==> flow/design.v <==
module uart_rx
  #(parameter CLKS_PER_BIT = 104)
  (
   input        i_Clock,
   input        i_Rst,
   input        i_Rx_Serial,
   output reg [15:0] o_Rx_Byte,
  output reg square_wave,
  output reg pin1,
  output  reg pin2
  );
  parameter s_IDLE         = 3'b000;
  parameter s_RX_START_BIT = 3'b001;
  parameter s_RX_DATA_BITS = 3'b010;
  parameter s_RX_STOP_BIT  = 3'b011;
  parameter s_CLEANUP      = 3'b100;
  reg  [7:0] data_check;
  reg [7:0] first_8bit;
  reg [7:0] second_8bit;
  reg           r_Rx_Data_R;
  reg           r_Rx_Data;
  reg [15:0]     r_Clock_Count;
  reg [4:0]     r_Bit_Index;  
  reg [15:0]     r_Rx_Byte;
  reg [2:0]     r_SM_Main;
wire [60:0] distZ = 61'hFFFFFFFFFFFFFF;
reg [23:0] counter;
reg toggle;
reg toggle_n;
wire [23:0] store;
wire [15:0] distA;
reg [15:0] distB;
reg stop;
reg [15:0] rpm;
assign distA =40*distZ;
assign store = (rpm == 16'd0) ? 24'hFFFFFF : (18 * 100000)/ rpm;
  always @(posedge i_Clock)
    begin
    if (i_Rst)
    begin
      r_Rx_Data_R <= 1'b1;
      r_Rx_Data   <= 1'b1;
      o_Rx_Byte   <= 16'd0;
      rpm         <= 16'd0;
      counter     <= 24'd0;
      toggle      <= 1'b1;
      distB       <= 16'd0;
      stop        <= 1'b0;
      square_wave <= 1'b1;
      pin1        <= 1'b0;
      pin2        <= 1'b0;
    end
    else
    begin
      r_Rx_Data_R <= i_Rx_Serial;
      r_Rx_Data   <= i_Rx_Serial;
     o_Rx_Byte[15:8] <= second_8bit;
     o_Rx_Byte[7:0] <= first_8bit;
     rpm <= {second_8bit, first_8bit};
toggle_n = toggle;
if (stop==0)
begin
counter <= counter + 1;
if (counter >= store )
begin
toggle_n = ~toggle;
toggle <= toggle_n;
counter<=0;
if (second_8bit[7] == 0)
begin
pin1 <= 0;
pin2 <= 1;
end
else
begin
pin1 <= 1;
pin2 <= 0;
end
if (toggle_n==0)
begin
distB <= distB +1;
end
end
if (distB ==distA)
begin
stop <= 1;
end
else
begin
square_wave <= toggle_n;
end
end
end
end
always @(posedge i_Clock)
begin
    if (i_Rst)
    begin
      r_SM_Main     <= s_IDLE;
      r_Clock_Count <= 16'd0;
      r_Bit_Index   <= 5'd0;
      r_Rx_Byte     <= 16'd0;
      data_check    <= 8'h00;
      first_8bit    <= 8'h00;
      second_8bit   <= 8'h00;
    end
    else
      case (r_SM_Main)
        s_IDLE :
          begin
            r_Clock_Count <= 0;
            r_Bit_Index   <= 0;
            if (r_Rx_Data == 1'b0)           
              r_SM_Main <= s_RX_START_BIT;
            else
              r_SM_Main <= s_IDLE;
          end
        s_RX_START_BIT :
          begin
            if (r_Clock_Count == (CLKS_PER_BIT-1)/2)
              begin
                if (r_Rx_Data == 1'b0)
                  begin
                    r_Clock_Count <= 0;   
                    r_SM_Main     <= s_RX_DATA_BITS;
                  end
                else
                  r_SM_Main <= s_IDLE;
              end
            else
              begin
                r_Clock_Count <= r_Clock_Count + 1;
                r_SM_Main     <= s_RX_START_BIT;
              end
          end  
        s_RX_DATA_BITS :
          begin
            if (r_Clock_Count < CLKS_PER_BIT-1)
              begin
                r_Clock_Count <= r_Clock_Count + 1;
                r_SM_Main     <= s_RX_DATA_BITS;
              end
            else
              begin
                r_Clock_Count          <= 0;
                r_Rx_Byte[r_Bit_Index] <= r_Rx_Data;
                if (r_Bit_Index < 8)
                  begin
                    r_Bit_Index <= r_Bit_Index + 1;
                    r_SM_Main   <= s_RX_DATA_BITS;
                  end
                else
                  begin
						 if (data_check == 8'h01)
						 begin
                   first_8bit <= r_Rx_Byte[7:0];
						 data_check <= 8'h00;
						 end
						 if (data_check == 8'h00)
						 begin
					second_8bit <= r_Rx_Byte[7:0];
						 data_check <= 8'h01;
						 end
                    r_Bit_Index <= 0;
                    r_SM_Main   <= s_RX_STOP_BIT;
                  end
              end
          end  
        s_RX_STOP_BIT :
          begin
            if (r_Clock_Count < CLKS_PER_BIT-1)
              begin
                r_Clock_Count <= r_Clock_Count + 1;
                r_SM_Main     <= s_RX_STOP_BIT;
              end
            else
              begin
                r_Clock_Count <= 0;
                r_SM_Main     <= s_CLEANUP;
              end
          end  
        s_CLEANUP :
          begin
            r_SM_Main <= s_IDLE;
          end
        default :
          r_SM_Main <= s_IDLE;
      endcase
    end
endmodule  
From RTL to reports: uart_rx
The steps from the RTL of uart_rx to its reports follow in flow order.
Lines are those of the file above, counted from 1.
Operators carry their Yosys type and port widths (W data, S select, Z words).
Library cell names are shortened.
{ "inputs": {"design": "uart_rx", "clk_port": "i_Clock", "lib": "sky130hd", "pvt_corner": "tt_025C_1v80"} }

Elaborated design
Source: Yosys, flattened and elaborated, memories not mapped. Widths are those after wreduce. Registers that Yosys merges into a memory's read port (data or address) are not register bits. Print and check cells do not count. Equal cells are merged and count once.
{ "classes": {"add_sub_neg": 5, "n_reduce_logical": 16, "n_eq": 8, "n_shift": 2, "logic": 8, "n_mux": 23, "n_div": 1, "compare": 3} }
{ "ops": {"columns": ["cell", "n"], "rows": [
  ["$div A21 B16 Y32 const A", 1],
  ["$pmux W16 S3", 1],
  ["$mux W24", 2],
  ["$mux W16", 3],
  ["$add A16 B1 Y16 const B", 2],
  ["$add A24 B1 Y24 const B", 1],
  ["$ge A24 B24 Y1", 1],
  ["$shift A1 B6 Y16", 1],
  ["$shift A1 B6 Y16 const A", 1],
  ["$eq A16 B16 Y1 const B", 1],
  ["$and A16 B16 Y16", 1],
  ["$or A16 B16 Y16", 1],
  ["$eq A16 B6 Y1 const B", 1],
  ["$lt A16 B7 Y1 const B", 1],
  ["$not A16 Y16", 1],
  ["$logic_not A16 Y1", 1],
  ["$mux W8", 2],
  ["$reduce_and A4 Y1", 3],
  ["$pmux W3 S4", 1],
  ["$reduce_and A2 Y1", 5],
  ["$pmux W5 S2", 1],
  ["$mux W5", 2],
  ["$eq A8 B1 Y1 const B", 1],
  ["$logic_not A8 Y1", 1],
  ["$mux W1", 8],
  ["$eq A3 B2 Y1 const B", 2],
  ["$neg A5 Y6", 1],
  ["$not A1 Y1", 5]
]} }
Not listed: further kinds 12, cells in them 14.
{ "word_totals": {"elab_cells": 84, "out_inout_bits": 19, "in_bits": 3, "register_bits": 142} }

Logic depth
Yosys ltp: most cells in a row. Word level: on the elaborated netlist, between registers, memories and ports. Mapped: between sequential cells and ports; inverters and the memories' decode and read muxes count.
{ "depth": {"ltp_word": 5, "ABC_AREA": 0, "ltp_mapped": 487} }

Mapped cells and area
The flow's flattened synthesis, as Yosys stat reports it; memories are mapped. The netlist is that of the ABC_AREA named above (0 if unset); the other value can give another one.
{ "types": {"columns": ["cell", "n", "type_area_um2"], "rows": [
  ["ha_1", 392, 4.9E+03],
  ["dfxtp_1", 114, 2.28E+03],
  ["a21oi_1", 385, 1.93E+03],
  ["nor2_1", 489, 1835.51],
  ["xnor2_1", 167, 1.46E+03],
  ["nand2_1", 376, 1.41E+03],
  ["o21ai_0", 267, 1.34E+03],
  ["xor2_1", 135, 1.18E+03],
  ["a21o_1", 126, 945.907],
  ["mux2_2", 72, 810.778],
  ["nand3_1", 158, 790.758],
  ["o21a_1", 101, 758.227],
  ["nand2b_1", 112, 700.672],
  ["inv_1", 182, 683.155],
  ["nor3_1", 114, 570.547],
  ["nor2b_1", 75, 469.2],
  ["o31ai_1", 56, 420.403],
  ["mux2i_1", 39, 390.374]
]} }
Not listed: further types 98, cells in them 961.
{ "mapped": {"sequential_area_um2": 2282.2, "cell_count": 4321, "synth_area_um2": 29983.8, "flip_flops": 114} }

Timing after synthesis
Path of least setup slack by OpenSTA after synthesis, without wires, with an ideal clock, recovery checks aside; 20% of the period is set as input and as output delay. Where synthesis merged equal registers, the netlist keeps one of their names.
{ "synth_timing": {"kind": "register to register", "startpoint": "register (no name shown)", "endpoint": "register distB[15]", "required_time_ns": 99.872, "path_slack_ns": 13.676, "tclk_ns": 100.0, "n_path_buf": 53, "arrival_ns": 86.197, "path_stages": 467, "delay_ns": 86.325, "synth_period_reached_ns": 86.324} }
"delay_ns" = arrival - input delay + setup time.
"path_stages" counts driving pins, that of a launching flip-flop among them; a cell with two outputs on the path counts twice.
"synth_period_reached_ns" = period - worst setup slack (recovery checks aside). The figure is calculated, with input and output delays left at 20% of the set period.
{ "synth_between": {"path_cell_list": "dfxtp_1 > buf_2 > buf_2 > buf_1 > inv_1 > clkbuf_1 > buf_1 > clkbuf_1 > ha_1 > buf_2 > nor2b_1 > nand3_1 > nor4_1 > ha_1 > a21oi_1 > nand4_1 > a2111oi_1 > ha_1 > (+431 left out) > a21oi_1 > nor2b_1 > o21ai_0 > nand2b_1 > a21oi_1 > nor2b_1 > o21ai_0 > nand2b_1 > nor2b_1 > and2_1 > clkbuf_1 > nand2_1 > nor3_1 > and2_1 > and3_1 > nand4_1 > xor2_1 > nor2_1"} }
{ "synth_rtl": {"columns": ["element", "line_no", "rtl"], "rows": [
  ["to (assign)", 47, "distB       <= 16'd0;"],
  ["to (assign)", 81, "distB <= distB +1;"],
  ["to (decl)", 32, "reg [15:0] distB;"]
]} }
No chain of elaborated cells between the ends is given.

Path in the finished layout
Path of least setup slack in the final report of flow run B (OpenROAD, finished layout, wires in). Where an end is a register, its clock arrival counts in the times.
{ "layout_timing": {"kind": "register to register", "startpoint": "register (no name shown)", "endpoint": "register distB[11]", "path_stages": 428, "n_path_buf": 9, "arrival_ns": 86.92, "tclk_ns": 93.8, "required_time_ns": 94.08, "path_slack_ns": 7.16} }
{ "layout_between": {"path_cell_list": "dfxtp_1 > nor4_4 > buf_4 > nand3_1 > nor4_1 > ha_1 > a21oi_1 > mux2i_1 > nor2_1 > ha_1 > o211ai_1 > and2_1 > nor4_1 > or2_2 > ha_1 > o21a_1 > a2bb2oi_2 > mux2i_1 > (+392 left out) > a21o_1 > a21oi_1 > nor2b_1 > o21ai_0 > nand2b_1 > a21oi_1 > nor2b_1 > o21ai_0 > nand2b_1 > nor2b_2 > and2_1 > nand2_1 > nor3_2 > and2_1 > and3_1 > nand4_1 > xor2_1 > nor2_1"} }
{ "layout_rtl": {"columns": ["element", "line_no", "rtl"], "rows": [
  ["to (assign)", 47, "distB       <= 16'd0;"],
  ["to (assign)", 81, "distB <= distB +1;"],
  ["to (decl)", 32, "reg [15:0] distB;"]
]} }
No chain of elaborated cells between the ends is given.

Subject: flow runs of uart_rx

Hi,

Measured data: module uart_rx, platform sky130hd, 6 stored runs of the flow under differing settings, order arbitrary. Input and output delays are each 20% of the period that was set; the output load is 0.01 pF.
"worst_path_allowed_less_slack_ns" is the time allowed to the run's worst setup path (the clock period less input and output delay, where it has them) less its slack. Clock arrival times count: a late capture clock shortens it, a late launch clock lengthens it.
[
  {
    "run": "flow run A",
    "settings": { "ABC_AREA": 1, "CAP_MARGIN": 5, "CELL_PAD_IN_SITES_GLOBAL_PLACEMENT": 3, "CORE_ASPECT_RATIO": 1.44, "CORE_UTILIZATION": 64, "CTS_CLUSTER_SIZE": 88, "GPL_ROUTABILITY_DRIVEN": 1, "GPL_TIMING_DRIVEN": 1, "MAX_ROUTING_LAYER": "met5", "PLACE_DENSITY": 0.55, "SLEW_MARGIN": 10, "period_ns": 130.0, "CORE_MARGIN": 2 },
    "outcome": "no results, placement failed with GPL-0301"
  },
  {
    "run": "flow run B",
    "settings": { "CORE_UTILIZATION": 70, "period_ns": 93.8, "CAP_MARGIN": 20, "CORE_MARGIN": 2, "SLEW_MARGIN": 20 },
    "results": { "layout_stdcell_area_um2": 31954.4, "die_area_um2": 44506.2, "worst_path_allowed_less_slack_ns": 86.64, "path_kind": "register to register", "synthArea_um2": 29983.8, "worst_setup_slack_ns": 7.161, "holdWs_ns": 0.423 }
  },
  {
    "run": "flow run C",
    "settings": { "CORE_ASPECT_RATIO": 1.44, "CTS_CLUSTER_SIZE": 49, "period_ns": 100.0, "CAP_MARGIN": 20, "CORE_MARGIN": 2, "CORE_UTILIZATION": 40, "SLEW_MARGIN": 20 },
    "results": { "layout_stdcell_area_um2": 32017.0, "die_area_um2": 77202.0, "worst_path_allowed_less_slack_ns": 90.96, "path_kind": "register to register", "synthArea_um2": 29983.8, "worst_setup_slack_ns": 9.043, "holdWs_ns": 0.430 }
  },
  {
    "run": "flow run D",
    "settings": { "CELL_PAD_IN_SITES_GLOBAL_PLACEMENT": 0, "CORE_ASPECT_RATIO": 1.29, "CORE_UTILIZATION": 15, "CTS_CLUSTER_SIZE": 64, "GPL_ROUTABILITY_DRIVEN": 0, "PLACE_DENSITY_LB_ADDON": 0.11, "SETUP_SLACK_MARGIN": 5.0, "SLEW_MARGIN": 5, "TNS_END_PERCENT": 40, "period_ns": 93.5, "CAP_MARGIN": 20, "CORE_MARGIN": 2 },
    "results": { "layout_stdcell_area_um2": 36050.8, "die_area_um2": 203515.0, "worst_path_allowed_less_slack_ns": 81.81, "path_kind": "register to register", "synthArea_um2": 29983.8, "worst_setup_slack_ns": 11.691, "holdWs_ns": 0.414 }
  },
  {
    "run": "flow run E",
    "settings": { "period_ns": 65.4, "CAP_MARGIN": 20, "CORE_MARGIN": 2, "CORE_UTILIZATION": 40, "SLEW_MARGIN": 20 },
    "results": { "layout_stdcell_area_um2": 51807.2, "die_area_um2": 77164.5, "worst_path_allowed_less_slack_ns": 73.21, "path_kind": "register to register", "synthArea_um2": 29983.8, "worst_setup_slack_ns": -7.811, "holdWs_ns": 0.421 }
  },
  {
    "run": "flow run F",
    "settings": { "CAP_MARGIN": 40, "CORE_ASPECT_RATIO": 0.62, "CORE_UTILIZATION": 54, "CTS_CLUSTER_DIAMETER": 355, "CTS_CLUSTER_SIZE": 69, "GPL_ROUTABILITY_DRIVEN": 0, "GPL_TIMING_DRIVEN": 0, "HOLD_SLACK_MARGIN": 0.01, "MAX_ROUTING_LAYER": "met4", "MIN_ROUTING_LAYER": "met1", "SETUP_SLACK_MARGIN": -0.97, "TNS_END_PERCENT": 90, "period_ns": 72.5, "CORE_MARGIN": 2, "SLEW_MARGIN": 20 },
    "results": { "layout_stdcell_area_um2": 36565.1, "die_area_um2": 57479.9, "worst_path_allowed_less_slack_ns": 81.66, "path_kind": "register to register", "synthArea_um2": 29983.8, "worst_setup_slack_ns": -9.157, "holdWs_ns": 0.441 }
  }
]

Regards
